==> flow/design.v <==
`timescale 1ns / 1ps
`default_nettype none
module Nbit_reg #(parameter n=1, r=0)
   (input  wire [n-1:0] in,
    output wire [n-1:0] out,
    input  wire         clk,
    input  wire         we,
    input  wire         gwe,
    input  wire         rst
    );
   reg [n-1:0] state;
   assign out = state;
   always @(posedge clk) 
     begin 
       if (gwe & rst) 
         state <= r;
       else if (gwe & we) 
         state <= in; 
     end
endmodule
module gp1(input wire a, b,
           output wire g, p);
   assign g = a & b;
   assign p = a | b;
endmodule
module gp4(input wire [3:0] gin, pin,
           input wire cin,
           output wire gout, pout,
           output wire [2:0] cout);
  assign pout = (&  pin [3:0]);
  assign gout = (gin[0] & pin[1] & pin[2] & pin[3]) |(gin[1] & pin[2] & pin[3])| (gin[2] & pin[3]) | gin[3];
  assign cout[0] = (gin[0] | pin[0] & cin); 
  assign cout[1] = (gin[1] | pin[1] & cout[0]);
  assign cout[2] = (gin[2] | pin[2] & cout[1]);
endmodule
module cla16
  (input wire [15:0]  a, b,
   input wire         cin,
   output wire [15:0] sum);
  wire [15:0] gin, pin;
  genvar i;
  for(i = 0; i < 16; i=i+1) begin
    gp1 g(.a(a[i]), .b(b[i]), .g(gin[i]), .p(pin[i]));
  end
  wire [15:0] cout;
  wire g30_1, p30_1;
  gpn #(4) gf1(.gin(gin[3:0]), .pin(pin[3:0]), .cin(cin), .gout(g30_1), .pout(p30_1), .cout(cout[2:0]));
  assign cout[3] = (cin & p30_1) | g30_1;
  wire g30_2, p30_2;
  gp4 gf2(.gin(gin[7:4]), .pin(pin[7:4]), .cin(cout[3]), .gout(g30_2), .pout(p30_2), .cout(cout[6:4]));
  assign cout[7] = (cout[3] & p30_2) | g30_2;
  wire g30_3, p30_3;
  gp4 gf3(.gin(gin[11:8]), .pin(pin[11:8]), .cin(cout[7]), .gout(g30_3), .pout(p30_3), .cout(cout[10:8]));
  assign cout[11] = (cout[7] & p30_3) | g30_3;
  wire g30_4, p30_4;
  gp4 gf4(.gin(gin[15:12]), .pin(pin[15:12]), .cin(cout[11]), .gout(g30_4), .pout(p30_4), .cout(cout[14:12]));
  assign cout[15] = (cout[11] & p30_4) | g30_4;
  assign sum[0] = a[0] ^ b[0] ^ cin;
  for(i = 1; i < 16; i = i + 1) begin
    assign sum[i] = a[i] ^ b[i] ^ cout[i - 1];
  end
endmodule
module gpn
  #(parameter N = 4)
  (input wire [N-1:0] gin, pin,
   input wire  cin,
   output wire gout, pout,
   output wire [N-2:0] cout);
  assign pout = (&  pin [N - 1:0]);
  wire [N-2: 0] temp;
  genvar i;
  for (i = 0; i < N-1; i = i + 1) begin
    assign temp[i] = gin[i] & (& pin[N-1:i+1]);
  end
  assign gout = (| temp [N-2:0]) | gin[N-1];
  assign cout[0] = (gin[0] | pin[0] & cin); 
  for(i = 0; i < N - 2; i = i + 1) begin
    assign cout[i + 1] = (gin[i + 1] | pin[i + 1] & cout[i]);
  end
endmodule
`timescale 1ns / 1ps
`default_nettype none
module lc4_divider(input  wire [15:0] i_dividend,
                   input  wire [15:0] i_divisor,
                   output wire [15:0] o_remainder,
                   output wire [15:0] o_quotient);
      wire [15:0] temp_rem [16:0];
      wire [15:0] temp_quot [16:0];
      wire [15:0] temp_div [16:0];
      assign temp_rem[0] = 16'b0;
      assign temp_quot[0] = 16'b0;
      assign temp_div[0] = i_dividend;
      genvar i;
      for (i = 0; i < 16; i = i + 1) begin
            lc4_divider_one_iter div_one_iter(.i_dividend(temp_div[i]),
                              .i_divisor(i_divisor),
                              .i_remainder(temp_rem[i]),
                              .i_quotient(temp_quot[i]),
                              .o_dividend(temp_div[i + 1]),
                              .o_remainder(temp_rem[i + 1]),
                              .o_quotient(temp_quot[i + 1]));
      end
      wire divisor_zero_check = (i_divisor == 16'b0);
      assign o_quotient = divisor_zero_check ? 16'b0 : temp_quot[16];
      assign o_remainder = divisor_zero_check ? 16'b0 : temp_rem[16];
endmodule  
module lc4_divider_one_iter(input  wire [15:0] i_dividend,
                            input  wire [15:0] i_divisor,
                            input  wire [15:0] i_remainder,
                            input  wire [15:0] i_quotient,
                            output wire [15:0] o_dividend,
                            output wire [15:0] o_remainder,
                            output wire [15:0] o_quotient);
      wire zerocheck = 0 == i_divisor;
      assign o_dividend = i_dividend << 1;
      wire [15:0] div_shift_t, a_comp_t, prequot, preremainder, tempquot, remshift;
      assign remshift = i_remainder << 1;
      assign div_shift_t = (i_dividend >> 15) & 1'b1;
      assign a_comp_t =  div_shift_t | remshift;
      wire select_t = a_comp_t < i_divisor;
      assign preremainder = (select_t ? a_comp_t : (a_comp_t - i_divisor));
      assign o_remainder = zerocheck ? 16'b0 : preremainder;
      assign tempquot = i_quotient << 1;
      assign prequot = (select_t ? tempquot : tempquot | 1'b1);
      assign o_quotient = zerocheck ? 16'b0 : prequot;
endmodule
`timescale 1ns / 1ps
`default_nettype none
module cla_input_rs (  
      input wire [15:0] insn,
      input wire [15:0] pc,
      input wire [15:0] r1,
      output wire [15:0] rs
);
      assign rs = (insn[15:12] == 4'd1) | (insn[15:12] == 4'd6) | (insn[15:12] == 4'd7) ? r1 : pc;
endmodule
module cla_input_rt (  
      input wire [15:0] insn,
      input wire [15:0] r2,
      input wire [15:0] imm11,
      input wire [15:0] imm5,
      input wire [15:0] uimm7,
      input wire [15:0] imm9,
      input wire [15:0] imm6,
      output wire [15:0] rt
);
      wire [15:0] mux1, mux2;
      assign mux1 = (insn[5:4] == 2'b00) ? r2 : ((insn[5:4] == 2'b01) ? ~r2 : imm5);
      assign mux2 = imm9;
      assign rt = (insn[15:12] == 4'b1100) ? imm11 : 
                  ((insn[15:12] == 4'b0001) ? mux1 : 
                   (insn[15:12] == 4'b0010) ? uimm7 :
                   (insn[15:12] == 4'b0000) ? mux2 :
                   (insn[15:12] == 4'b0110 | insn[15:12] == 4'b0111) ? imm6:
                   16'b0
                  );
endmodule
module cla_input_ci (
      input wire [15:0] insn,
      output wire cin
);
      wire mux_top = (insn[5:3] == 3'b010) ? ((insn[15:12] == 4'b0001) ? 1 : 0) : 0;
      wire mux_bot = (insn[15:12] == 4'b0000 | insn[15:12] == 4'b0100 | insn[15:12] == 4'b1100 | insn[15:12] == 4'b1111) ? 1 : 0;
      assign cin = mux_top | mux_bot;
endmodule
module comparators (
      input wire [15:0] insn,
      input wire [15:0] r1,
      input wire [15:0] r2,
      input wire [15:0] imm7,
      input wire [15:0] uimm7,
      output wire [15:0] comp_out
);
      wire [15:0] mux_rs = (insn[8:7] == 2'b00 | insn[8:7] == 2'b10) ? $signed(r1) : r1; 
      wire [15:0] mux_rt = (insn[8:7] == 2'b00) ? $signed(r2) : 
                        (insn[8:7] == 2'b01) ? r2 :
                        (insn[8:7] == 2'b10) ? imm7 :
                        uimm7;
      wire signed [15:0] signed_comp_out = ($signed(mux_rs) > $signed(mux_rt)) ? 16'b1 : ($signed(mux_rs) == $signed(mux_rt)) ? 16'b0 : 16'hFFFF;
      wire [15:0] unsigned_comp_out = (mux_rs > mux_rt) ? 16'b1 : (mux_rs == mux_rt) ? 16'b0 : 16'hFFFF;
      assign comp_out = (insn[8:7] == 2'b00 | insn[8:7] == 2'b10) ? signed_comp_out : unsigned_comp_out;
endmodule
module lc4_alu(input  wire [15:0] i_insn,
               input wire [15:0]  i_pc,
               input wire [15:0]  i_r1data,
               input wire [15:0]  i_r2data,
               output wire [15:0] o_result);
      wire [15:0] imm5, imm6, imm7, imm9, imm11, uimm4, uimm7, uimm8;
      assign uimm4 = {12'b0, i_insn[3:0]};
      assign uimm7 = {9'b0, i_insn[6:0]};
      assign uimm8 = {8'b0, i_insn[7:0]};
      assign imm5 = {{12{i_insn[4]}}, i_insn[3:0]};
      assign imm6 = {{11{i_insn[5]}}, i_insn[4:0]};
      assign imm7 = {{10{i_insn[6]}}, i_insn[5:0]};
      assign imm9 = {{8{i_insn[8]}}, i_insn[7:0]};
      assign imm11 = {{6{i_insn[10]}}, i_insn[9:0]};
      wire cla_cin;
      wire [15:0] cla_rt, cla_rs;
      cla_input_ci get_cin(.insn(i_insn), .cin(cla_cin));
      cla_input_rs get_rs(.insn(i_insn), .pc(i_pc), .r1(i_r1data), .rs(cla_rs));
      cla_input_rt get_rt(.insn(i_insn), .r2(i_r2data), .imm11(imm11), .imm5(imm5), .uimm7(uimm7), .imm9(imm9), .imm6(imm6), .rt(cla_rt));
      wire [15:0] cla_output;
      cla16 get_cla_out(.a(cla_rs), .b(cla_rt), .cin(cla_cin), .sum(cla_output));
      wire [15:0] mult_out = i_r1data * i_r2data;
      wire [15:0] div_out, mod_out;
      lc4_divider div(.i_dividend(i_r1data), .i_divisor(i_r2data), .o_remainder(mod_out), .o_quotient(div_out));
      wire [15:0] math_mux = (i_insn[5:3] == 3'b011) ? div_out : (i_insn[5:3] == 3'b001) ? mult_out : cla_output;
      wire [15:0] comp_result;
      comparators get_comp(.insn(i_insn), .r1(i_r1data), .r2(i_r2data), .imm7(imm7), .uimm7(uimm7), .comp_out(comp_result));
      wire signed [15:0] sra_temp = $signed(i_r1data) >>> uimm4;
      wire [15:0] shift_result = (i_insn[5:4] == 2'b00) ? (i_r1data << uimm4) : 
                              (i_insn[5:4] == 2'b01) ? sra_temp : 
                              (i_insn[5:4] == 2'b10) ? (i_r1data >> uimm4) : 
                              mod_out;
      wire [15:0] hiconst = (i_r1data & 8'hFF) | (uimm8 << 8);
      wire [15:0] trap = 16'h8000 | uimm8;
      wire [15:0] basic_log = (i_insn[5:3] == 3'b000) ? i_r1data & i_r2data :
                              (i_insn[5:3] == 3'b001) ? ~i_r1data :
                              (i_insn[5:3] == 3'b010) ? i_r1data | i_r2data :
                              (i_insn[5:3] == 3'b011) ? i_r1data ^ i_r2data :
                              i_r1data & imm5;
      wire [15:0] jsr_out =  (i_insn[11] == 1) ? ((i_pc & 16'h8000) | (i_insn[10:0] << 4)) : i_r1data;
      wire [15:0] jmp_out = (i_insn[11] == 1) ? cla_output : i_r1data;
      assign o_result =  (i_insn[15:12] == 4'b0100) ? jsr_out : 
                        (i_insn[15:12] == 4'b0101) ? basic_log : 
                        (i_insn[15:12] == 4'b1101) ? hiconst : 
                        (i_insn[15:12] == 4'b1111) ? trap :  
                        (i_insn[15:12] == 4'b1001) ? imm9 : 
                        (i_insn[15:12] == 4'b1010) ? shift_result : 
                        (i_insn[15:12] == 4'b0010) ? comp_result : 
                        (i_insn[15:12] == 4'b0001) ? math_mux : 
                        (i_insn[15:12] == 4'b1100) ? jmp_out : 
                        (i_insn[15:12] == 4'b0000) ? cla_output : 
                        (i_insn[15:12] == 4'b0110) ? cla_output : 
                        (i_insn[15:12] == 4'b0111) ? cla_output :
                        (i_insn[15:12] == 4'b1000) ? i_r1data : 
                        16'b0;
endmodule
`timescale 1ns / 1ps
`default_nettype none
module lc4_decoder(input  wire [15:0] insn,                
                   output wire [ 2:0] r1sel,               
                   output wire        r1re,                
                   output wire [ 2:0] r2sel,               
                   output wire        r2re,                
                   output wire [ 2:0] wsel,                
                   output wire        regfile_we,          
                   output wire        nzp_we,              
                   output wire        select_pc_plus_one,  
                   output wire        is_load,             
                   output wire        is_store,            
                   output wire        is_branch,           
                   output wire        is_control_insn      
                   );
   wire [3:0] opcode = insn[15:12];
   assign     is_branch = (opcode == 4'b0000 & insn != 0);
   wire       is_arith = (opcode == 4'b0001);
   wire       is_add = (is_arith & (insn[5:3] == 3'b000));
   wire       is_mul = (is_arith & (insn[5:3] == 3'b001));
   wire       is_sub = (is_arith & (insn[5:3] == 3'b010));
   wire       is_div = (is_arith & (insn[5:3] == 3'b011));
   wire       is_addi = (is_arith & insn[5]);
   wire       is_compare = (opcode == 4'b0010);
   wire       is_cmp = (is_compare & (insn[8:7] == 2'b00));
   wire       is_cmpu = (is_compare & (insn[8:7] == 2'b01));
   wire       is_cmpi = (is_compare & (insn[8:7] == 2'b10));
   wire       is_cmpiu = (is_compare & (insn[8:7] == 2'b11));
   wire       is_jsr = (insn[15:11] == 5'b01001);
   wire       is_jsrr = (insn[15:11] == 5'b01000);
   wire       is_logic = (opcode == 4'b0101);
   wire       is_and = (is_logic & (insn[5:3] == 3'b000));
   wire       is_not = (is_logic & (insn[5:3] == 3'b001));
   wire       is_or = (is_logic & (insn[5:3] == 3'b010));
   wire       is_xor = (is_logic & (insn[5:3] == 3'b011));
   wire       is_andi = (is_logic & insn[5]);
   wire       is_ldr = (opcode == 4'b0110);
   wire       is_str = (opcode == 4'b0111);
   wire       is_rti = (opcode == 4'b1000);
   wire       is_const = (opcode == 4'b1001);
   wire       is_shift = (opcode == 4'b1010);
   wire       is_sll = (is_shift & (insn[5:4] == 2'b00));
   wire       is_sra = (is_shift & (insn[5:4] == 2'b01));
   wire       is_srl = (is_shift & (insn[5:4] == 2'b10));
   wire       is_mod = (is_shift & (insn[5:4] == 2'b11));
   wire       is_jmpr = (insn[15:11] == 5'b11000);
   wire       is_jmp = (insn[15:11] == 5'b11001);
   wire       is_hiconst = (opcode == 4'b1101);
   wire       is_trap = (opcode == 4'b1111);
   assign r1sel = (is_compare | is_hiconst) ? insn[11:9] :   
                  (is_rti) ? 3'd7 : insn[8:6];
   assign r1re = is_arith | 
                 is_compare | 
                 is_jsrr | 
                 is_logic | 
                 is_ldr | 
                 is_str | 
                 is_rti | 
                 is_shift | 
                 is_jmpr |
                 is_hiconst
                 ;
   assign r2sel = (is_str) ? insn[11:9] : insn[2:0];  
   assign r2re = is_add | is_mul |  is_sub | is_div |
                 is_cmp | is_cmpu |
                 is_and | is_or | is_xor |
                 is_str |
                 is_mod;
   assign wsel = (is_jsr | is_jsrr | is_trap) ? 3'd7 : insn[11:9];   
   assign regfile_we = is_arith | is_jsr | is_jsrr | is_logic | is_ldr | is_const | is_shift | is_hiconst | is_trap;
   assign nzp_we = regfile_we | is_compare;
   assign select_pc_plus_one = is_trap | is_jsrr | is_jsr;
   assign is_load = is_ldr;
   assign is_store = is_str;
   assign is_control_insn =  is_jsr | is_jsrr | is_rti | is_jmpr | is_jmp | is_trap;
endmodule
`timescale 1ns / 1ps
`default_nettype none
module lc4_regfile #(parameter n = 16)
   (input  wire         clk,
    input  wire         gwe,
    input  wire         rst,
    input  wire [  2:0] i_rs,       
    output wire [n-1:0] o_rs_data,  
    input  wire [  2:0] i_rt,       
    output wire [n-1:0] o_rt_data,  
    input  wire [  2:0] i_rd,       
    input  wire [n-1:0] i_wdata,    
    input  wire         i_rd_we     
    );
    wire [8:0] registers_write_q;
    wire [16:0] o_data_temp [8:0];
    genvar i;
    for (i = 0; i < 8; i=i+1) begin
        assign registers_write_q[i] = (i_rd == i) & i_rd_we;
        Nbit_reg #(16, 0) thing_register(.in(i_wdata), .out(o_data_temp[i]), .clk(clk), .we(registers_write_q[i]), .gwe(gwe), .rst(rst));
    end
    assign o_rs_data = i_rs == 0 ? o_data_temp[0] :
                       i_rs == 1 ? o_data_temp[1] :
                       i_rs == 2 ? o_data_temp[2] :
                       i_rs == 3 ? o_data_temp[3] :
                       i_rs == 4 ? o_data_temp[4] :
                       i_rs == 5 ? o_data_temp[5] :
                       i_rs == 6 ? o_data_temp[6] :
                       o_data_temp[7];
    assign o_rt_data = i_rt == 0 ? o_data_temp[0] :
                       i_rt == 1 ? o_data_temp[1] :
                       i_rt == 2 ? o_data_temp[2] :
                       i_rt == 3 ? o_data_temp[3] :
                       i_rt == 4 ? o_data_temp[4] :
                       i_rt == 5 ? o_data_temp[5] :
                       i_rt == 6 ? o_data_temp[6] :
                       o_data_temp[7];
endmodule
`timescale 1ns / 1ps
`default_nettype none
module lc4_processor
   (input  wire        clk,                 
    input wire         rst,  
    input wire         gwe,  
    output wire [15:0] o_cur_pc,  
    input wire [15:0]  i_cur_insn,  
    output wire [15:0] o_dmem_addr,  
    input wire [15:0]  i_cur_dmem_data,  
    output wire        o_dmem_we,  
    output wire [15:0] o_dmem_towrite,  
    output wire [1:0]  test_stall,  
    output wire [15:0] test_cur_pc,  
    output wire [15:0] test_cur_insn,  
    output wire        test_regfile_we,  
    output wire [2:0]  test_regfile_wsel,  
    output wire [15:0] test_regfile_data,  
    output wire        test_nzp_we,  
    output wire [2:0]  test_nzp_new_bits,  
    output wire        test_dmem_we,  
    output wire [15:0] test_dmem_addr,  
    output wire [15:0] test_dmem_data,  
    input wire [7:0]   switch_data,  
    output wire [7:0]  led_data  
    );
   wire [15:0]   pc;       
   wire [15:0]   next_pc;  
   wire stall_load = is_load_X && ((r1sel_D_pre == wsel_X && r1re_D_pre) ||
                     ((r2sel_D_pre == wsel_X && r2re_D_pre) && ~is_store_D_pre));
   wire not_stall_q = ~stall_load && (~is_load_X || ~is_branch_D_pre);
   wire branched_q = (is_control_insn_X) || (is_branch_X & nzp_correct);
   wire [15:0] i_cur_insn_F = branched_q ? 16'b0 : i_cur_insn;
   wire [15:0] pc_F = branched_q ? 16'b0 : pc;
   wire [1:0] stall_F = branched_q ? 2'd2 : (not_stall_q ? 2'd0 : 2'd3);
   Nbit_reg #(16, 16'h8200) pc_reg (.in(next_pc), .out(pc), .clk(clk), .we(not_stall_q), .gwe(gwe), .rst(rst));
   wire [15:0] pc_D_pre, i_cur_insn_D_pre;
   Nbit_reg #(16, 16'h8200) pc_reg_D (.in(pc_F), .out(pc_D_pre), .clk(clk), .we(not_stall_q), .gwe(gwe), .rst(rst));
   Nbit_reg #(16, 16'b0) i_cur_insn_reg_D (.in(i_cur_insn_F), .out(i_cur_insn_D_pre), .clk(clk), .we(not_stall_q), .gwe(gwe), .rst(rst));
   wire [1:0] stall_D_pre;
   Nbit_reg #(2, 2'b10) stall_reg_D(.in(stall_F), .out(stall_D_pre), .clk(clk), .we(not_stall_q), .gwe(gwe), .rst(rst));
   wire [2:0] r1sel_D_pre, r2sel_D_pre, wsel_D_pre;
   wire r1re_D_pre, r2re_D_pre, regfile_we_D_pre, nzp_we_D_pre, select_pc_plus_one_D_pre, is_load_D_pre, is_store_D_pre, is_branch_D_pre, is_control_insn_D_pre;
   lc4_decoder decodermain(.insn(i_cur_insn_D_pre),  .r1sel(r1sel_D_pre), .r1re(r1re_D_pre), .r2sel(r2sel_D_pre), .r2re(r2re_D_pre), .wsel(wsel_D_pre), .regfile_we(regfile_we_D_pre), .nzp_we(nzp_we_D_pre), .select_pc_plus_one(select_pc_plus_one_D_pre), .is_load(is_load_D_pre), .is_store(is_store_D_pre), .is_branch(is_branch_D_pre), .is_control_insn(is_control_insn_D_pre));
   wire [15:0] o_rs_data1, o_rt_data1;
   lc4_regfile #(16) theregisterfile(.clk(clk), .gwe(gwe), .rst(rst),
    .i_rs(r1sel_D_pre),       
    .o_rs_data(o_rs_data1),  
    .i_rt(r2sel_D_pre),       
    .o_rt_data(o_rt_data1),  
    .i_rd_we(regfile_we_W),     
    .i_rd(wsel_W),       
    .i_wdata(i_wdata)    
    );
   wire[15:0] o_rs_data = (r1sel_D_pre == wsel_W) && regfile_we_W && r1re_D_pre ? i_wdata : o_rs_data1;
   wire[15:0] o_rt_data = (r2sel_D_pre == wsel_W) && regfile_we_W && r2re_D_pre ? i_wdata : o_rt_data1;
   wire [15:0] pc_plus_1, pc_plus_1_D;
   cla16 cla_one(.a(pc), .b(0), .cin(1), .sum(pc_plus_1));
   Nbit_reg #(16, 16'b0) pc_plus_one_reg_D(.in(pc_plus_1), .out(pc_plus_1_D), .clk(clk), .we(not_stall_q), .gwe(gwe), .rst(rst));
   wire r1re_D, r2re_D, regfile_we_D, nzp_we_D, select_pc_plus_one_D, is_load_D, is_store_D, is_branch_D, is_control_insn_D;
   wire nop_question = branched_q || ~not_stall_q;
   wire [15:0] pc_D = nop_question ? 16'b0 :  pc_D_pre;
   wire[15:0] i_cur_insn_D = nop_question ? 16'b0 :  i_cur_insn_D_pre;
   wire [2:0] r1sel_D,r2sel_D, wsel_D;
   assign r1sel_D = nop_question ? 3'b0 :  r1sel_D_pre;
   assign r2sel_D = nop_question ? 3'b0 :  r2sel_D_pre;
   assign wsel_D = nop_question ? 3'b0 :  wsel_D_pre;
   assign r1re_D = nop_question ? 1'b0 :  r1re_D_pre;
   assign r2re_D = nop_question ? 1'b0 :  r2re_D_pre;
   assign regfile_we_D = nop_question ? 1'b0 :  regfile_we_D_pre;
   assign select_pc_plus_one_D = nop_question ? 1'b0 :  select_pc_plus_one_D_pre;
   assign is_load_D = nop_question ? 1'b0 : is_load_D_pre;
   assign is_store_D = nop_question ? 1'b0 :  is_store_D_pre;
   assign is_branch_D = nop_question ? 1'b0 :  is_branch_D_pre;
   assign is_control_insn_D = nop_question ? 1'b0 :  is_control_insn_D_pre;
   assign nzp_we_D = nop_question ? 1'b0 :  nzp_we_D_pre;
   wire [1:0] stall_D = branched_q ? 2'b10 : (not_stall_q ? stall_D_pre : 2'b11);
   wire [1:0] stall_X;
   wire [2:0] r1sel_X,r2sel_X, wsel_X;
   wire r1re_X, r2re_X, regfile_we_X, nzp_we_X, select_pc_plus_one_X, is_load_X, is_store_X, is_branch_X, is_control_insn_X;
   wire [15:0] pc_X, o_rs_data_X, o_rt_data_X, i_cur_insn_X, pc_plus_1_X;
   Nbit_reg #(2, 2'b10) stall_reg_X(.in(stall_D), .out(stall_X), .clk(clk), .we(1'b1), .gwe(gwe), .rst(rst));
   Nbit_reg #(16, 16'h8200) pc_reg_X (.in(pc_D), .out(pc_X), .clk(clk), .we(1'b1), .gwe(gwe), .rst(rst));
   Nbit_reg #(16, 0) reg_rs_X (.in(o_rs_data), .out(o_rs_data_X), .clk(clk), .we(1'b1), .gwe(gwe), .rst(rst));
   Nbit_reg #(16, 0) reg_rt_X (.in(o_rt_data), .out(o_rt_data_X), .clk(clk), .we(1'b1), .gwe(gwe), .rst(rst));
   Nbit_reg #(16, 16'b0) pc_plus_one_reg_X(.in(pc_plus_1_D), .out(pc_plus_1_X), .clk(clk), .we(1'b1), .gwe(gwe), .rst(rst));
   Nbit_reg #(3, 0) r1sel_reg_X (.in(r1sel_D), .out(r1sel_X), .clk(clk), .we(1'b1), .gwe(gwe), .rst(rst));
   Nbit_reg #(3, 0) r2sel_reg_X (.in(r2sel_D), .out(r2sel_X), .clk(clk), .we(1'b1), .gwe(gwe), .rst(rst));
   Nbit_reg #(3, 0) wsel_reg_X (.in(wsel_D), .out(wsel_X), .clk(clk), .we(1'b1), .gwe(gwe), .rst(rst));
   Nbit_reg #(1, 0) r1re_reg_X (.in(r1re_D), .out(r1re_X), .clk(clk), .we(1'b1), .gwe(gwe), .rst(rst));
   Nbit_reg #(1, 0) r2re_reg_X (.in(r2re_D), .out(r2re_X), .clk(clk), .we(1'b1), .gwe(gwe), .rst(rst));
   Nbit_reg #(1, 0) regfile_we_reg_X (.in(regfile_we_D), .out(regfile_we_X), .clk(clk), .we(1'b1), .gwe(gwe), .rst(rst));
   Nbit_reg #(1, 0) nzp_we_reg_X (.in(nzp_we_D), .out(nzp_we_X), .clk(clk), .we(1'b1), .gwe(gwe), .rst(rst));
   Nbit_reg #(1, 0) select_pc_plus_one_reg_X (.in(select_pc_plus_one_D), .out(select_pc_plus_one_X), .clk(clk), .we(1'b1), .gwe(gwe), .rst(rst));
   Nbit_reg #(1, 0) is_load_reg_X (.in(is_load_D), .out(is_load_X), .clk(clk), .we(1'b1), .gwe(gwe), .rst(rst));
   Nbit_reg #(1, 0) is_store_reg_X (.in(is_store_D), .out(is_store_X), .clk(clk), .we(1'b1), .gwe(gwe), .rst(rst));
   Nbit_reg #(1, 0) is_branch_reg_X (.in(is_branch_D), .out(is_branch_X), .clk(clk), .we(1'b1), .gwe(gwe), .rst(rst));
   Nbit_reg #(1, 0) is_control_insn_reg_X (.in(is_control_insn_D), .out(is_control_insn_X), .clk(clk), .we(1'b1), .gwe(gwe), .rst(rst));
   Nbit_reg #(16, 0) i_cur_insn_reg_X (.in(i_cur_insn_D), .out(i_cur_insn_X), .clk(clk), .we(1'b1), .gwe(gwe), .rst(rst));
   wire [15:0] bypass_r1_1 = (r1sel_X == wsel_W) && regfile_we_W ? i_wdata : o_rs_data_X;
   wire [15:0] bypass_r2_1 = (r2sel_X == wsel_W) && regfile_we_W ? i_wdata : o_rt_data_X;
   wire [15:0] bypass_r1_full = (r1sel_X == wsel_M) && regfile_we_M ? alu_result_M : bypass_r1_1;
   wire [15:0] bypass_r2_full = (r2sel_X == wsel_M) && regfile_we_M ? alu_result_M : bypass_r2_1;
   wire [15:0] alu_result;
   lc4_alu alu_main(.i_insn(i_cur_insn_X), .i_pc(pc_X), .i_r1data(bypass_r1_full), .i_r2data(bypass_r2_full),
               .o_result(alu_result));
   wire [1:0] stall_M;
   Nbit_reg #(2, 2'b10) stall_reg_M(.in(stall_X), .out(stall_M), .clk(clk), .we(1'b1), .gwe(gwe), .rst(rst));
   wire [15:0] pc_M;
   Nbit_reg #(16, 16'h8200) pc_reg_M (.in(pc_X), .out(pc_M), .clk(clk), .we(1'b1), .gwe(gwe), .rst(rst));
   wire [15:0] o_rs_data_M;
   wire [15:0] o_rt_data_M_1;
   wire [15:0] alu_result_M;
   Nbit_reg #(16, 0) reg_rs_M (.in(bypass_r1_full), .out(o_rs_data_M), .clk(clk), .we(1'b1), .gwe(gwe), .rst(rst));
   Nbit_reg #(16, 0) reg_rt_M (.in(bypass_r2_full), .out(o_rt_data_M_1), .clk(clk), .we(1'b1), .gwe(gwe), .rst(rst));
   Nbit_reg #(16, 0) alu_result_reg_M (.in(alu_result), .out(alu_result_M), .clk(clk), .we(1'b1), .gwe(gwe), .rst(rst));
   wire[15:0] pc_plus_1_M;
   Nbit_reg #(16, 16'b0) pc_plus_one_reg_M(.in(pc_plus_1_X), .out(pc_plus_1_M), .clk(clk), .we(1'b1), .gwe(gwe), .rst(rst));
   wire [15:0] i_cur_insn_M;
   wire [2:0] r1sel_M, r2sel_M, wsel_M;
   wire r1re_M, r2re_M, regfile_we_M, nzp_we_M, select_pc_plus_one_M, is_load_M, is_store_M, is_branch_M, is_control_insn_M;
   Nbit_reg #(3, 0) r1sel_reg_M (.in(r1sel_X), .out(r1sel_M), .clk(clk), .we(1'b1), .gwe(gwe), .rst(rst));
   Nbit_reg #(3, 0) r2sel_reg_M (.in(r2sel_X), .out(r2sel_M), .clk(clk), .we(1'b1), .gwe(gwe), .rst(rst));
   Nbit_reg #(3, 0) wsel_reg_M (.in(wsel_X), .out(wsel_M), .clk(clk), .we(1'b1), .gwe(gwe), .rst(rst));
   Nbit_reg #(1, 0) r1re_reg_M (.in(r1re_X), .out(r1re_M), .clk(clk), .we(1'b1), .gwe(gwe), .rst(rst));
   Nbit_reg #(1, 0) r2re_reg_M (.in(r2re_X), .out(r2re_M), .clk(clk), .we(1'b1), .gwe(gwe), .rst(rst));
   Nbit_reg #(1, 0) regfile_we_reg_M (.in(regfile_we_X), .out(regfile_we_M), .clk(clk), .we(1'b1), .gwe(gwe), .rst(rst));
   Nbit_reg #(1, 0) nzp_we_reg_M (.in(nzp_we_X), .out(nzp_we_M), .clk(clk), .we(1'b1), .gwe(gwe), .rst(rst));
   Nbit_reg #(1, 0) select_pc_plus_one_reg_M (.in(select_pc_plus_one_X), .out(select_pc_plus_one_M), .clk(clk), .we(1'b1), .gwe(gwe), .rst(rst));
   Nbit_reg #(1, 0) is_load_reg_M (.in(is_load_X), .out(is_load_M), .clk(clk), .we(1'b1), .gwe(gwe), .rst(rst));
   Nbit_reg #(1, 0) is_store_reg_M (.in(is_store_X), .out(is_store_M), .clk(clk), .we(1'b1), .gwe(gwe), .rst(rst));
   Nbit_reg #(1, 0) is_branch_reg_M (.in(is_branch_X), .out(is_branch_M), .clk(clk), .we(1'b1), .gwe(gwe), .rst(rst));
   Nbit_reg #(1, 0) is_control_insn_reg_M (.in(is_control_insn_X), .out(is_control_insn_M), .clk(clk), .we(1'b1), .gwe(gwe), .rst(rst));
   Nbit_reg #(16, 0) i_cur_insn_reg_M (.in(i_cur_insn_X), .out(i_cur_insn_M), .clk(clk), .we(1'b1), .gwe(gwe), .rst(rst));
   wire [15:0] o_rt_data_M =  regfile_we_W && is_store_M && r2sel_M == wsel_W ? i_wdata : o_rt_data_M_1;
   wire [15:0] o_dmem_towrite_M = is_store_M ? o_rt_data_M : 16'b0;
   wire o_dmem_we_M = is_store_M;
   wire [15:0] o_dmem_addr_M = (is_load_M | is_store_M) ? alu_result_M : 16'b0;
   assign o_dmem_we = o_dmem_we_M;
   assign o_dmem_addr = o_dmem_addr_M;
   assign o_dmem_towrite = o_dmem_towrite_M;
   wire [15:0] i_cur_dmem_data_M = i_cur_dmem_data;
   Nbit_reg #(2, 2'b10) stall_reg_W(.in(stall_M), .out(test_stall), .clk(clk), .we(1'b1), .gwe(gwe), .rst(rst));
   wire [15:0] o_dmem_addr_W, o_dmem_towrite_W, i_cur_dmem_data_W;
   wire o_dmem_we_W;
   Nbit_reg #(16, 0) o_dem_addr_reg_W (.in(o_dmem_addr_M), .out(o_dmem_addr_W), .clk(clk), .we(1'b1), .gwe(gwe), .rst(rst));
   Nbit_reg #(16, 0) o_dem_towrite_reg_W (.in(o_dmem_towrite_M), .out(o_dmem_towrite_W), .clk(clk), .we(1'b1), .gwe(gwe), .rst(rst));
   Nbit_reg #(1, 0) o_dem_we_reg_W (.in(o_dmem_we_M), .out(o_dmem_we_W), .clk(clk), .we(1'b1), .gwe(gwe), .rst(rst));
   Nbit_reg #(16, 0) i_cur_dmem_data_reg_W (.in(i_cur_dmem_data_M), .out(i_cur_dmem_data_W), .clk(clk), .we(1'b1), .gwe(gwe), .rst(rst));
   wire[15:0] pc_plus_1_W;
   Nbit_reg #(16, 16'b0) pc_plus_one_reg_W(.in(pc_plus_1_M), .out(pc_plus_1_W), .clk(clk), .we(1'b1), .gwe(gwe), .rst(rst));
   wire [15:0] pc_W;
   Nbit_reg #(16, 16'h8200) pc_reg_W (.in(pc_M), .out(pc_W), .clk(clk), .we(1'b1), .gwe(gwe), .rst(rst));
   wire [15:0] o_rs_data_W;
   wire [15:0] o_rt_data_W;
   wire [15:0] alu_result_W;
   Nbit_reg #(16, 0) reg_rs_W (.in(o_rs_data_M), .out(o_rs_data_W), .clk(clk), .we(1'b1), .gwe(gwe), .rst(rst));
   Nbit_reg #(16, 0) reg_rt_W (.in(o_rt_data_M), .out(o_rt_data_W), .clk(clk), .we(1'b1), .gwe(gwe), .rst(rst));
   Nbit_reg #(16, 0) alu_result_reg_W (.in(alu_result_M), .out(alu_result_W), .clk(clk), .we(1'b1), .gwe(gwe), .rst(rst));
   wire [15:0] i_cur_insn_W;
   wire [2:0] r1sel_W, r2sel_W, wsel_W;
   wire r1re_W, r2re_W, regfile_we_W, nzp_we_W, select_pc_plus_one_W, is_load_W, is_store_W, is_branch_W, is_control_insn_W;
   Nbit_reg #(3, 0) r1sel_reg_W (.in(r1sel_M), .out(r1sel_W), .clk(clk), .we(1'b1), .gwe(gwe), .rst(rst));
   Nbit_reg #(3, 0) r2sel_reg_W (.in(r2sel_M), .out(r2sel_W), .clk(clk), .we(1'b1), .gwe(gwe), .rst(rst));
   Nbit_reg #(3, 0) wsel_reg_W (.in(wsel_M), .out(wsel_W), .clk(clk), .we(1'b1), .gwe(gwe), .rst(rst));
   Nbit_reg #(1, 0) r1re_reg_W (.in(r1re_M), .out(r1re_W), .clk(clk), .we(1'b1), .gwe(gwe), .rst(rst));
   Nbit_reg #(1, 0) r2re_reg_W (.in(r2re_M), .out(r2re_W), .clk(clk), .we(1'b1), .gwe(gwe), .rst(rst));
   Nbit_reg #(1, 0) regfile_we_reg_W (.in(regfile_we_M), .out(regfile_we_W), .clk(clk), .we(1'b1), .gwe(gwe), .rst(rst));
   Nbit_reg #(1, 0) nzp_we_reg_W (.in(nzp_we_M), .out(nzp_we_W), .clk(clk), .we(1'b1), .gwe(gwe), .rst(rst));
   Nbit_reg #(1, 0) select_pc_plus_one_reg_W (.in(select_pc_plus_one_M), .out(select_pc_plus_one_W), .clk(clk), .we(1'b1), .gwe(gwe), .rst(rst));
   Nbit_reg #(1, 0) is_load_reg_W (.in(is_load_M), .out(is_load_W), .clk(clk), .we(1'b1), .gwe(gwe), .rst(rst));
   Nbit_reg #(1, 0) is_store_reg_W (.in(is_store_M), .out(is_store_W), .clk(clk), .we(1'b1), .gwe(gwe), .rst(rst));
   Nbit_reg #(1, 0) is_branch_reg_W (.in(is_branch_M), .out(is_branch_W), .clk(clk), .we(1'b1), .gwe(gwe), .rst(rst));
   Nbit_reg #(1, 0) is_control_insn_reg_W (.in(is_control_insn_M), .out(is_control_insn_W), .clk(clk), .we(1'b1), .gwe(gwe), .rst(rst));
   Nbit_reg #(16, 0) i_cur_insn_reg_W (.in(i_cur_insn_M), .out(i_cur_insn_W), .clk(clk), .we(1'b1), .gwe(gwe), .rst(rst));
   wire [15:0] nzp_new_bits_input = is_control_insn_X ? pc_plus_1_X : alu_result;
   wire [2:0] nzp_new_bits = ($signed(nzp_new_bits_input) == 0) ? 3'b010 : 
                        ($signed(nzp_new_bits_input) > 0) ? 3'b001 :
                        3'b100;
   wire nzp_from_load = is_load_M && ~(nzp_we_X && ~is_load_X);
   wire [2:0] nzp_load_bits = ($signed(i_cur_dmem_data) == 0) ? 3'b010 :
                              ($signed(i_cur_dmem_data) > 0) ? 3'b001 :
                              3'b100;
   wire [2:0] nzp_reg_in = nzp_from_load ? nzp_load_bits : nzp_new_bits;
   wire [2:0] nzp_new_bits_M;
   Nbit_reg #(3, 0) nzp_reg_M (.in(nzp_new_bits), .out(nzp_new_bits_M), .clk(clk), .we(1'b1), .gwe(gwe), .rst(rst));
   wire [2:0] nzp_new_bits_W;
   Nbit_reg #(3, 0) nzp_reg_W (.in(nzp_new_bits_M), .out(nzp_new_bits_W), .clk(clk), .we(1'b1), .gwe(gwe), .rst(rst));
   wire nzp_correct = i_cur_insn_X[11] == 1 & nzp_old_bits == 3'b100 | 
                     i_cur_insn_X[10] == 1 & nzp_old_bits == 3'b010 |
                     i_cur_insn_X[9] == 1 & nzp_old_bits == 3'b001;
   wire [2:0] nzp_old_bits;
   Nbit_reg #(3, 0) nzp_reg (.in(nzp_reg_in), .out(nzp_old_bits), .clk(clk), .we(nzp_we_X | is_load_M), .gwe(gwe), .rst(rst));
   assign next_pc = (branched_q) ? alu_result : pc_plus_1;
   wire [15:0] alu_datamem_output = is_load_W ? i_cur_dmem_data_W : alu_result_W;
   wire [15:0] i_wdata = (select_pc_plus_one_W ? pc_plus_1_W : alu_datamem_output);
   assign test_cur_pc = pc_W;
   assign test_cur_insn = i_cur_insn_W;
   assign test_regfile_wsel = wsel_W;
   assign test_regfile_data = regfile_we_W ? i_wdata : 16'b0;
   assign test_nzp_we = nzp_we_W;
   assign test_dmem_we = is_store_W;
   assign test_nzp_new_bits = is_load_W ? ($signed(i_cur_dmem_data_W) == 0) ? 3'b010 : 
                        ($signed(i_cur_dmem_data_W) > 0) ? 3'b001 :
                        3'b100 : nzp_new_bits_W;
   assign test_dmem_addr = o_dmem_addr_W;
   assign test_dmem_data = is_store_W ? o_dmem_towrite_W : (is_load_W ? i_cur_dmem_data_W : 16'b0);
   assign test_regfile_we = regfile_we_W;
   assign o_cur_pc = pc;
endmodule
`timescale 1ns / 1ps
`default_nettype none
module lc4_core
   (input  wire        clk,
    input  wire        rst,
    output wire [15:0] o_cur_pc,
    input  wire [15:0] i_cur_insn,
    output wire [15:0] o_dmem_addr,
    input  wire [15:0] i_cur_dmem_data,
    output wire        o_dmem_we,
    output wire [15:0] o_dmem_towrite,
    output wire [1:0]  test_stall,
    output wire [15:0] test_cur_pc,
    output wire [15:0] test_cur_insn,
    output wire        test_regfile_we,
    output wire [2:0]  test_regfile_wsel,
    output wire [15:0] test_regfile_data,
    output wire        test_nzp_we,
    output wire [2:0]  test_nzp_new_bits,
    output wire        test_dmem_we,
    output wire [15:0] test_dmem_addr,
    output wire [15:0] test_dmem_data
    );
   wire [7:0] led_unused;
   lc4_processor proc (.clk(clk), .rst(rst), .gwe(1'b1),
                       .o_cur_pc(o_cur_pc), .i_cur_insn(i_cur_insn),
                       .o_dmem_addr(o_dmem_addr), .i_cur_dmem_data(i_cur_dmem_data),
                       .o_dmem_we(o_dmem_we), .o_dmem_towrite(o_dmem_towrite),
                       .test_stall(test_stall), .test_cur_pc(test_cur_pc),
                       .test_cur_insn(test_cur_insn), .test_regfile_we(test_regfile_we),
                       .test_regfile_wsel(test_regfile_wsel), .test_regfile_data(test_regfile_data),
                       .test_nzp_we(test_nzp_we), .test_nzp_new_bits(test_nzp_new_bits),
                       .test_dmem_we(test_dmem_we), .test_dmem_addr(test_dmem_addr),
                       .test_dmem_data(test_dmem_data),
                       .switch_data(8'd0), .led_data(led_unused));
endmodule
Appendix: tool output

Step by step through the tools: lc4_core
Module lc4_core before and after one edit of its RTL, step after step.
Lines under "before" count in the file above, lines under "after" in the edited file.
"difference": "after" minus "before" as printed here.
Cell names lack the library's common part.
A cell with -- has no value.
- top: lc4_core
- clock port: clk
- standard-cell library: sky130hd
- timing corner: tt_025C_1v80

The edit
The edit as a unified diff against the file above.
A script made this edit. It changes what the design does and was not meant as an optimisation.
begin of diff
@@ -572,5 +572,5 @@
     input  wire [15:0] i_cur_dmem_data,
     output wire        o_dmem_we,
-    output wire [15:0] o_dmem_towrite,
+    output wire [15:0] o_dmem_towrite_out,
     output wire [1:0]  test_stall,
     output wire [15:0] test_cur_pc,
@@ -585,4 +585,8 @@
     output wire [15:0] test_dmem_data
     );
+   wire [15:0] o_dmem_towrite;
+   reg [15:0] o_dmem_towrite_r;
+   always @(posedge clk) o_dmem_towrite_r <= o_dmem_towrite;
+   assign o_dmem_towrite_out = o_dmem_towrite_r;
    wire [7:0] led_unused;
    lc4_processor proc (.clk(clk), .rst(rst), .gwe(1'b1),
end of diff

After elaboration
Source: Yosys, flattened and elaborated. Widths are those after wreduce. Registers that Yosys merges into a memory's read port (data or address) are not register bits. Print and check cells do not count.
- storage and ports (what ; before ; after ; difference):
    bits in registers ; 516 ; 532 ; +16
    latch bits ; 0 ; 0 ; 0
    memory bits (writable) ; 0 ; 0 ; 0
    ROM bits ; 0 ; 0 ; 0
    word width x clocked read ports ; 0 ; 0 ; 0
    memories kept ; 0 ; 0 ; 0
    input bits ; 34 ; 34 ; 0
    output and inout port bits ; 140 ; 140 ; 0
    word-level cells ; 604 ; 605 ; +1
- operators by class (what ; before ; after ; difference):
    add/sub/neg operators ; 16 ; 16 ; 0
    multiply operators ; 1 ; 1 ; 0
    div/mod/pow operators ; 0 ; 0 ; 0
    order comparisons ; 21 ; 21 ; 0
    equality and inequality tests ; 71 ; 71 ; 0
    shift operators ; 3 ; 3 ; 0
    muxes and demuxes ; 139 ; 139 ; 0
    bitwise logic cells ; 244 ; 244 ; 0
    reductions and logical operators ; 48 ; 48 ; 0
Unchanged operator kinds not shown: 53.

Longest topological paths
Depth = most cells in a row (Yosys ltp): at word level without a register or memory, in the mapped netlist without a sequential cell, where the memories' decode and read muxes count.
- logic depth (what ; before ; after ; difference):
    depth in word-level cells ; 81 ; 81 ; 0
    ABC_AREA ; 0 ; 0 ; --
    gate-level depth with buffers ; 195 ; 196 ; +1
    gate-level depth less buffers ; 179 ; 180 ; +1

Synthesis result
Yosys stat after the flow's synthesis: flattened, memories mapped to cells. It holds for the ABC_AREA given above (unset counts as 0); a run with the other value may have another netlist.
- cells by type (type ; before ; after ; difference):
    nand2_1 ; 912 ; 836 ; -76
    a21oi_1 ; 552 ; 478 ; -74
    mux4_2 ; 17 ; 44 ; +27
    o21ai_0 ; 331 ; 306 ; -25
    mux2i_1 ; 79 ; 98 ; +19
    o211ai_1 ; 47 ; 65 ; +18
    dfxtp_1 ; 515 ; 531 ; +16
    nand2b_1 ; 32 ; 48 ; +16
    xnor2_1 ; 163 ; 149 ; -14
    nor2_1 ; 625 ; 637 ; +12
    a41oi_1 ; 8 ; 20 ; +12
    o22ai_1 ; 58 ; 48 ; -10
    and3_1 ; 37 ; 27 ; -10
    o21bai_1 ; 34 ; 24 ; -10
    nor3_1 ; 110 ; 101 ; -9
    a21o_1 ; 100 ; 91 ; -9
    o31ai_1 ; 41 ; 32 ; -9
    nand3_1 ; 119 ; 111 ; -8
Unchanged cell types not shown: 18.
The list need not be complete.
- mapped netlist (what ; before ; after ; difference):
    cells in the netlist ; 6209 ; 6080 ; -129
    synthesis area (um^2) ; 46029.1 ; 46392.0 ; +362.9
    mapped flip-flops ; 515 ; 531 ; +16
The figures by module come from a second, unflattened synthesis with its own total; it is not the netlist above.
- unflattened totals (what ; before ; after ; difference):
    cell total of the unflattened synthesis ; 7565 ; 7540 ; -25
    area total of the unflattened synthesis (um^2) ; 60690.7 ; 60852.1 ; +161.4
Rows give one instance, submodules left out.
- by module, before (module ; instances ; cells ; area (um^2) ; seq. area (um^2)):
    lc4_divider_one_iter ; 16 ; 221 ; 1505.2 ; 0.0
    Nbit_reg ; 19 ; 37 ; 509.2 ; 320.3
    lc4_alu ; 1 ; 1191 ; 8368.0 ; 0.0
    lc4_processor ; 1 ; 531 ; 3661.0 ; 0.0
    Nbit_reg ; 5 ; 39 ; 516.7 ; 320.3
    Nbit_reg ; 5 ; 37 ; 509.2 ; 320.3
    lc4_regfile #(n=16) ; 1 ; 313 ; 2397.3 ; 0.0
    cla_input_rt ; 1 ; 167 ; 1098.6 ; 0.0
    Nbit_reg ; 9 ; 8 ; 100.1 ; 60.1
    lc4_divider ; 1 ; 81 ; 827.0 ; 0.0
    comparators ; 1 ; 109 ; 792.0 ; 0.0
    Nbit_reg ; 17 ; 4 ; 41.3 ; 20.0
    cla_input_rs ; 1 ; 93 ; 696.9 ; 0.0
    cla16 ; 2 ; 36 ; 335.3 ; 0.0
before: Modules not listed: 7.
- by module, after (module ; instances ; cells ; area (um^2) ; seq. area (um^2)):
    lc4_divider_one_iter ; 16 ; 221 ; 1505.2 ; 0.0
    Nbit_reg ; 19 ; 37 ; 509.2 ; 320.3
    lc4_alu ; 1 ; 1150 ; 8209.1 ; 0.0
    lc4_processor ; 1 ; 531 ; 3661.0 ; 0.0
    Nbit_reg ; 5 ; 39 ; 516.7 ; 320.3
    Nbit_reg ; 5 ; 37 ; 509.2 ; 320.3
    lc4_regfile #(n=16) ; 1 ; 313 ; 2397.3 ; 0.0
    cla_input_rt ; 1 ; 167 ; 1098.6 ; 0.0
    Nbit_reg ; 9 ; 8 ; 100.1 ; 60.1
    lc4_divider ; 1 ; 81 ; 827.0 ; 0.0
    comparators ; 1 ; 109 ; 792.0 ; 0.0
    Nbit_reg ; 17 ; 4 ; 41.3 ; 20.0
    cla_input_rs ; 1 ; 93 ; 696.9 ; 0.0
    cla16 ; 2 ; 36 ; 335.3 ; 0.0
after: Modules not listed: 7.

Path before layout
OpenSTA on the mapped netlist: ideal clock, no wires. The path of least setup slack (recovery checks aside). Input and output delay are each 20% of the period. Register names are those of the netlist, which keeps one name where synthesis merged equal registers.
- timing after synthesis (what ; before ; after ; difference):
    path type ; reg2reg ; reg2reg ; --
    start point ; register proc.wsel_reg_W.state[0] ; register proc.wsel_reg_W.state[2] ; --
    end point ; register proc.nzp_reg.state ; register proc.nzp_reg.state ; --
    clock period (ns) ; 40.0 ; 40.0 ; 0.0
    library setup time (ns) ; 0.122 ; 0.116 ; -0.006
    time at the first pin (ns) ; 0.000 ; 0.000 ; 0.000
    data arrival time (ns) ; 36.800 ; 36.734 ; -0.066
    slack (ns) ; 3.078 ; 3.150 ; +0.072
    delay of the path (ns) ; 36.922 ; 36.850 ; -0.072
    driving pins on the path ; 164 ; 164 ; 0
    path buffers ; 27 ; 27 ; 0
    synthesis period reached (ns) ; 36.922 ; 36.85 ; -0.072
"delay of the path" = arrival - input delay + setup time.
"driving pins on the path": output pins that drive a net of the path, with the launching flip-flop's if there is one; two outputs of one cell count as two.
"synthesis period reached" is the clock period less the worst setup slack; recovery checks do not enter. This is arithmetic on one report: input and output delays are still those of the set period (20% each).
An end named without its bit number is one bit of that signal or, where synthesis recoded a state register, one of its new flip-flops.
The rows between start and end are the longest chain of elaborated cells between them; the timing report does not say that the signal goes this way. Where chains are equally long, one stands for them.
A line is the first line of the expression or statement that the cell stems from. Yosys adds cells for indexed reads and writes and turns some case tables into memories.
On the way, after synthesis, before:
- cell sequence: dfxtp_1 > buf_6 > xnor2_1 > and4_1 > buf_4 > buf_4 > mux2i_1 > a21o_1 > buf_1 > ha_1 > o211ai_1 > nor4_2 > and2_1 > ha_1 > a211oi_2 > o21ai_0 > a311o_1 > a41oi_2 > [... 128 more ...] > clkbuf_1 > mux2_2 > and2_1 > ha_1 > or3_1 > o21bai_1 > a21o_1 > a41o_1 > o22ai_1 > clkbuf_1 > clkbuf_1 > nand3_1 > a21oi_1 > o22ai_1 > or3_1 > nor4_1 > o21ai_1 > a311o_1
- length of the longest elaborated chain at 81
- noted elaborated cells on any way between the ends: 282
- those cells by class: add/sub (16); mul (1); compare (19); eq/ne (4); shift (3); mux (93); logic (136); reduce/logical (10)
- ends and longest elaborated chain, after synthesis, before (what ; line ; text):
    start: declaration ; 11 ; reg [n-1:0] state;
    start: assignment ; 16 ; state <= r;
    start: assignment ; 18 ; state <= in;
    3-bit == test ; 453 ; wire [15:0] bypass_r1_1 = (r1sel_X == wsel_W) && regfile_we_W ? i_wdata : o_rs_data_X;
    1-bit logical AND ; 453 ;
    16-bit two-way mux ; 453 ;
    16-bit two-way mux ; 455 ; wire [15:0] bypass_r1_full = (r1sel_X == wsel_M) && regfile_we_M ? alu_result_M : bypass_r1_1;
    1-bit by 15-bit subtractor with 15-bit output ; 121 ; assign preremainder = (select_t ? a_comp_t : (a_comp_t - i_divisor));
    15-bit two-way mux ; 121 ;
    15-bit two-way mux ; 122 ; assign o_remainder = zerocheck ? 16'b0 : preremainder;
    [... 67 more ...] ; -- ;
    16-bit two-way mux ; 225 ; (i_insn[15:12] == 4'b0101) ? basic_log :
    16-bit two-way mux ; 224 ; assign o_result =  (i_insn[15:12] == 4'b0100) ? jsr_out :
    16-bit two-way mux ; 529 ; wire [15:0] nzp_new_bits_input = is_control_insn_X ? pc_plus_1_X : alu_result;
    16-bit by 1-bit greater-than comparator with 1-bit output ; 531 ; ($signed(nzp_new_bits_input) > 0) ? 3'b001 :
    3-bit two-way mux ; 531 ;
    3-bit two-way mux ; 530 ; wire [2:0] nzp_new_bits = ($signed(nzp_new_bits_input) == 0) ? 3'b010 :
    3-bit two-way mux ; 537 ; wire [2:0] nzp_reg_in = nzp_from_load ? nzp_load_bits : nzp_new_bits;
    end: assignment ; 16 ;
    end: assignment ; 18 ;
    end: declaration ; 11 ;
On the way, after synthesis, after:
- cell sequence: dfxtp_1 > buf_6 > xor2_4 > nor4_4 > buf_6 > mux2i_1 > a21o_1 > buf_1 > ha_1 > nor3b_2 > nand2_1 > nor4b_1 > ha_1 > nand3_1 > nand2_1 > a221o_1 > a221oi_1 > nand3_1 > [... 128 more ...] > nand2_1 > o21ai_0 > nor2_1 > ha_1 > nand2_1 > o211ai_1 > a31oi_1 > o31ai_1 > o21ba_2 > clkbuf_1 > nor3_1 > o31ai_1 > or4b_2 > nand4_1 > a221oi_2 > a31oi_1 > nor2_2 > a31o_1
- ends and longest elaborated chain, after synthesis, after (what ; line ; text):
    start: declaration ; 11 ; reg [n-1:0] state;
    start: assignment ; 16 ; state <= r;
    start: assignment ; 18 ; state <= in;
    end: assignment ; 16 ;
    end: assignment ; 18 ;
    end: declaration ; 11 ;
after: Chain of elaborated cells between the ends: none given.

Worst path after layout
From the final timing report of the runs of pair 1: the path of least setup slack in the routed layout; clock arrival at registers is part of the times.
- timing after layout (what ; before ; after ; difference):
    path type ; reg2reg ; reg2reg ; --
    start point ; register proc.wsel_reg_W.state[2] ; register proc.wsel_reg_W.state[2] ; --
    end point ; register proc.nzp_reg.state ; register proc.nzp_reg.state ; --
    clock period (ns) ; 39.0 ; 39.0 ; 0.0
    library setup time (ns) ; 0.15 ; 0.10 ; -0.05
    time at the first pin (ns) ; 0.60 ; 0.63 ; +0.03
    data arrival time (ns) ; 37.57 ; 37.22 ; -0.35
    slack (ns) ; 1.89 ; 2.28 ; +0.39
    driving pins on the path ; 168 ; 174 ; +6
    path buffers ; 15 ; 15 ; 0
An end named without its bit number is one bit of that signal or, where synthesis recoded a state register, one of its new flip-flops.
On the way, after layout, before:
- cell sequence: dfxtp_1 > buf_4 > xnor2_1 > a41oi_1 > a211oi_2 > nor2_1 > clkinv_1 > ha_1 > inv_1 > ha_1 > o221a_2 > nand3_2 > nor2_1 > a21oi_1 > o21ai_1 > fa_1 > a211oi_2 > o21ai_0 > [... 132 more ...] > o211ai_1 > nor2_1 > ha_1 > a21oi_1 > o21ai_0 > a21o_1 > a41o_1 > o22ai_1 > buf_6 > o211ai_1 > a2111oi_0 > buf_4 > o32ai_1 > buf_4 > nand3_1 > o21ai_0 > o21ai_1 > o22ai_1
- ends and longest elaborated chain, after layout, before (what ; line ; text):
    start: declaration ; 11 ; reg [n-1:0] state;
    start: assignment ; 16 ; state <= r;
    start: assignment ; 18 ; state <= in;
    end: assignment ; 16 ;
    end: assignment ; 18 ;
    end: declaration ; 11 ;
before: Chain of elaborated cells between the ends: none given.
On the way, after layout, after:
- cell sequence: dfxtp_4 > xor2_4 > or4_4 > nand2_1 > a21oi_1 > a21oi_1 > inv_1 > ha_1 > inv_1 > ha_1 > nor3b_4 > nand2_2 > nor4b_2 > ha_1 > nand3_1 > nand2_1 > a221o_1 > a221oi_1 > [... 138 more ...] > buf_4 > nor2_1 > nor2_1 > ha_1 > a21oi_2 > o211ai_1 > a31oi_1 > o31ai_2 > o21ba_4 > nand2_1 > o31ai_1 > o31ai_1 > or4b_2 > nand4_1 > a221oi_2 > a31oi_2 > nor2_2 > a31o_1
- ends and longest elaborated chain, after layout, after (what ; line ; text):
    start: declaration ; 11 ; reg [n-1:0] state;
    start: assignment ; 16 ; state <= r;
    start: assignment ; 18 ; state <= in;
    end: assignment ; 16 ;
    end: assignment ; 18 ;
    end: declaration ; 11 ;
after: Chain of elaborated cells between the ends: none given.
Nets of the timed path that keep an RTL name, with a line that drives or declares them; the list need not be complete.
- named nets, after layout, after (net ; line ; text):
    proc.alu_main.div.genblk1[0].div_one_iter.i_divisor[0] ; 456 ; wire [15:0] bypass_r2_full = (r2sel_X == wsel_M) && regfile_we_M ? alu_result_M : bypass_r2_1;

Flow runs
Runs of the flow (Yosys, OpenROAD) on both versions; the two runs of a pair have the same settings. The constraints put input and output delay at 20% of the set period each and load the outputs with 0.01 pF.
Settings, pair 1:
- CORE_UTILIZATION: 40
- period_ns at 39.0
- CAP_MARGIN at 20
- CORE_MARGIN: 2
- SLEW_MARGIN at 20
- measured results, pair 1 (what ; before ; after ; difference):
    post-synthesis cell area (um^2) ; 46029.1 ; 46392.0 ; +362.9
    total die area (um^2) ; 117803.0 ; 118722.0 ; +919.0
    standard-cell area after routing (um^2) ; 52312.7 ; 52386.5 ; +73.8
    smallest setup slack (ns) ; 1.894 ; 2.275 ; +0.381
    total negative slack (ns) ; 0.000 ; 0.000 ; 0.000
Settings, pair 2:
- CELL_PAD_IN_SITES_DETAIL_PLACEMENT: 2
- CORE_MARGIN: 2
- CORE_UTILIZATION: 23
- noted CTS_CLUSTER_DIAMETER: 315
- noted GPL_ROUTABILITY_DRIVEN: 0
- PLACE_DENSITY_LB_ADDON: 0.29
- noted SETUP_SLACK_MARGIN: -2.0
- period_ns at 66.8
- CAP_MARGIN at 20
- SLEW_MARGIN at 20
- measured results, pair 2 (what ; before ; after ; difference):
    post-synthesis cell area (um^2) ; 46029.1 ; 46392.0 ; +362.9
    total die area (um^2) ; 203721.0 ; 205313.0 ; +1592.0
    standard-cell area after routing (um^2) ; 52708.1 ; 53028.4 ; +320.3
    smallest setup slack (ns) ; 19.114 ; 20.301 ; +1.187
    total negative slack (ns) ; 0.000 ; 0.000 ; 0.000
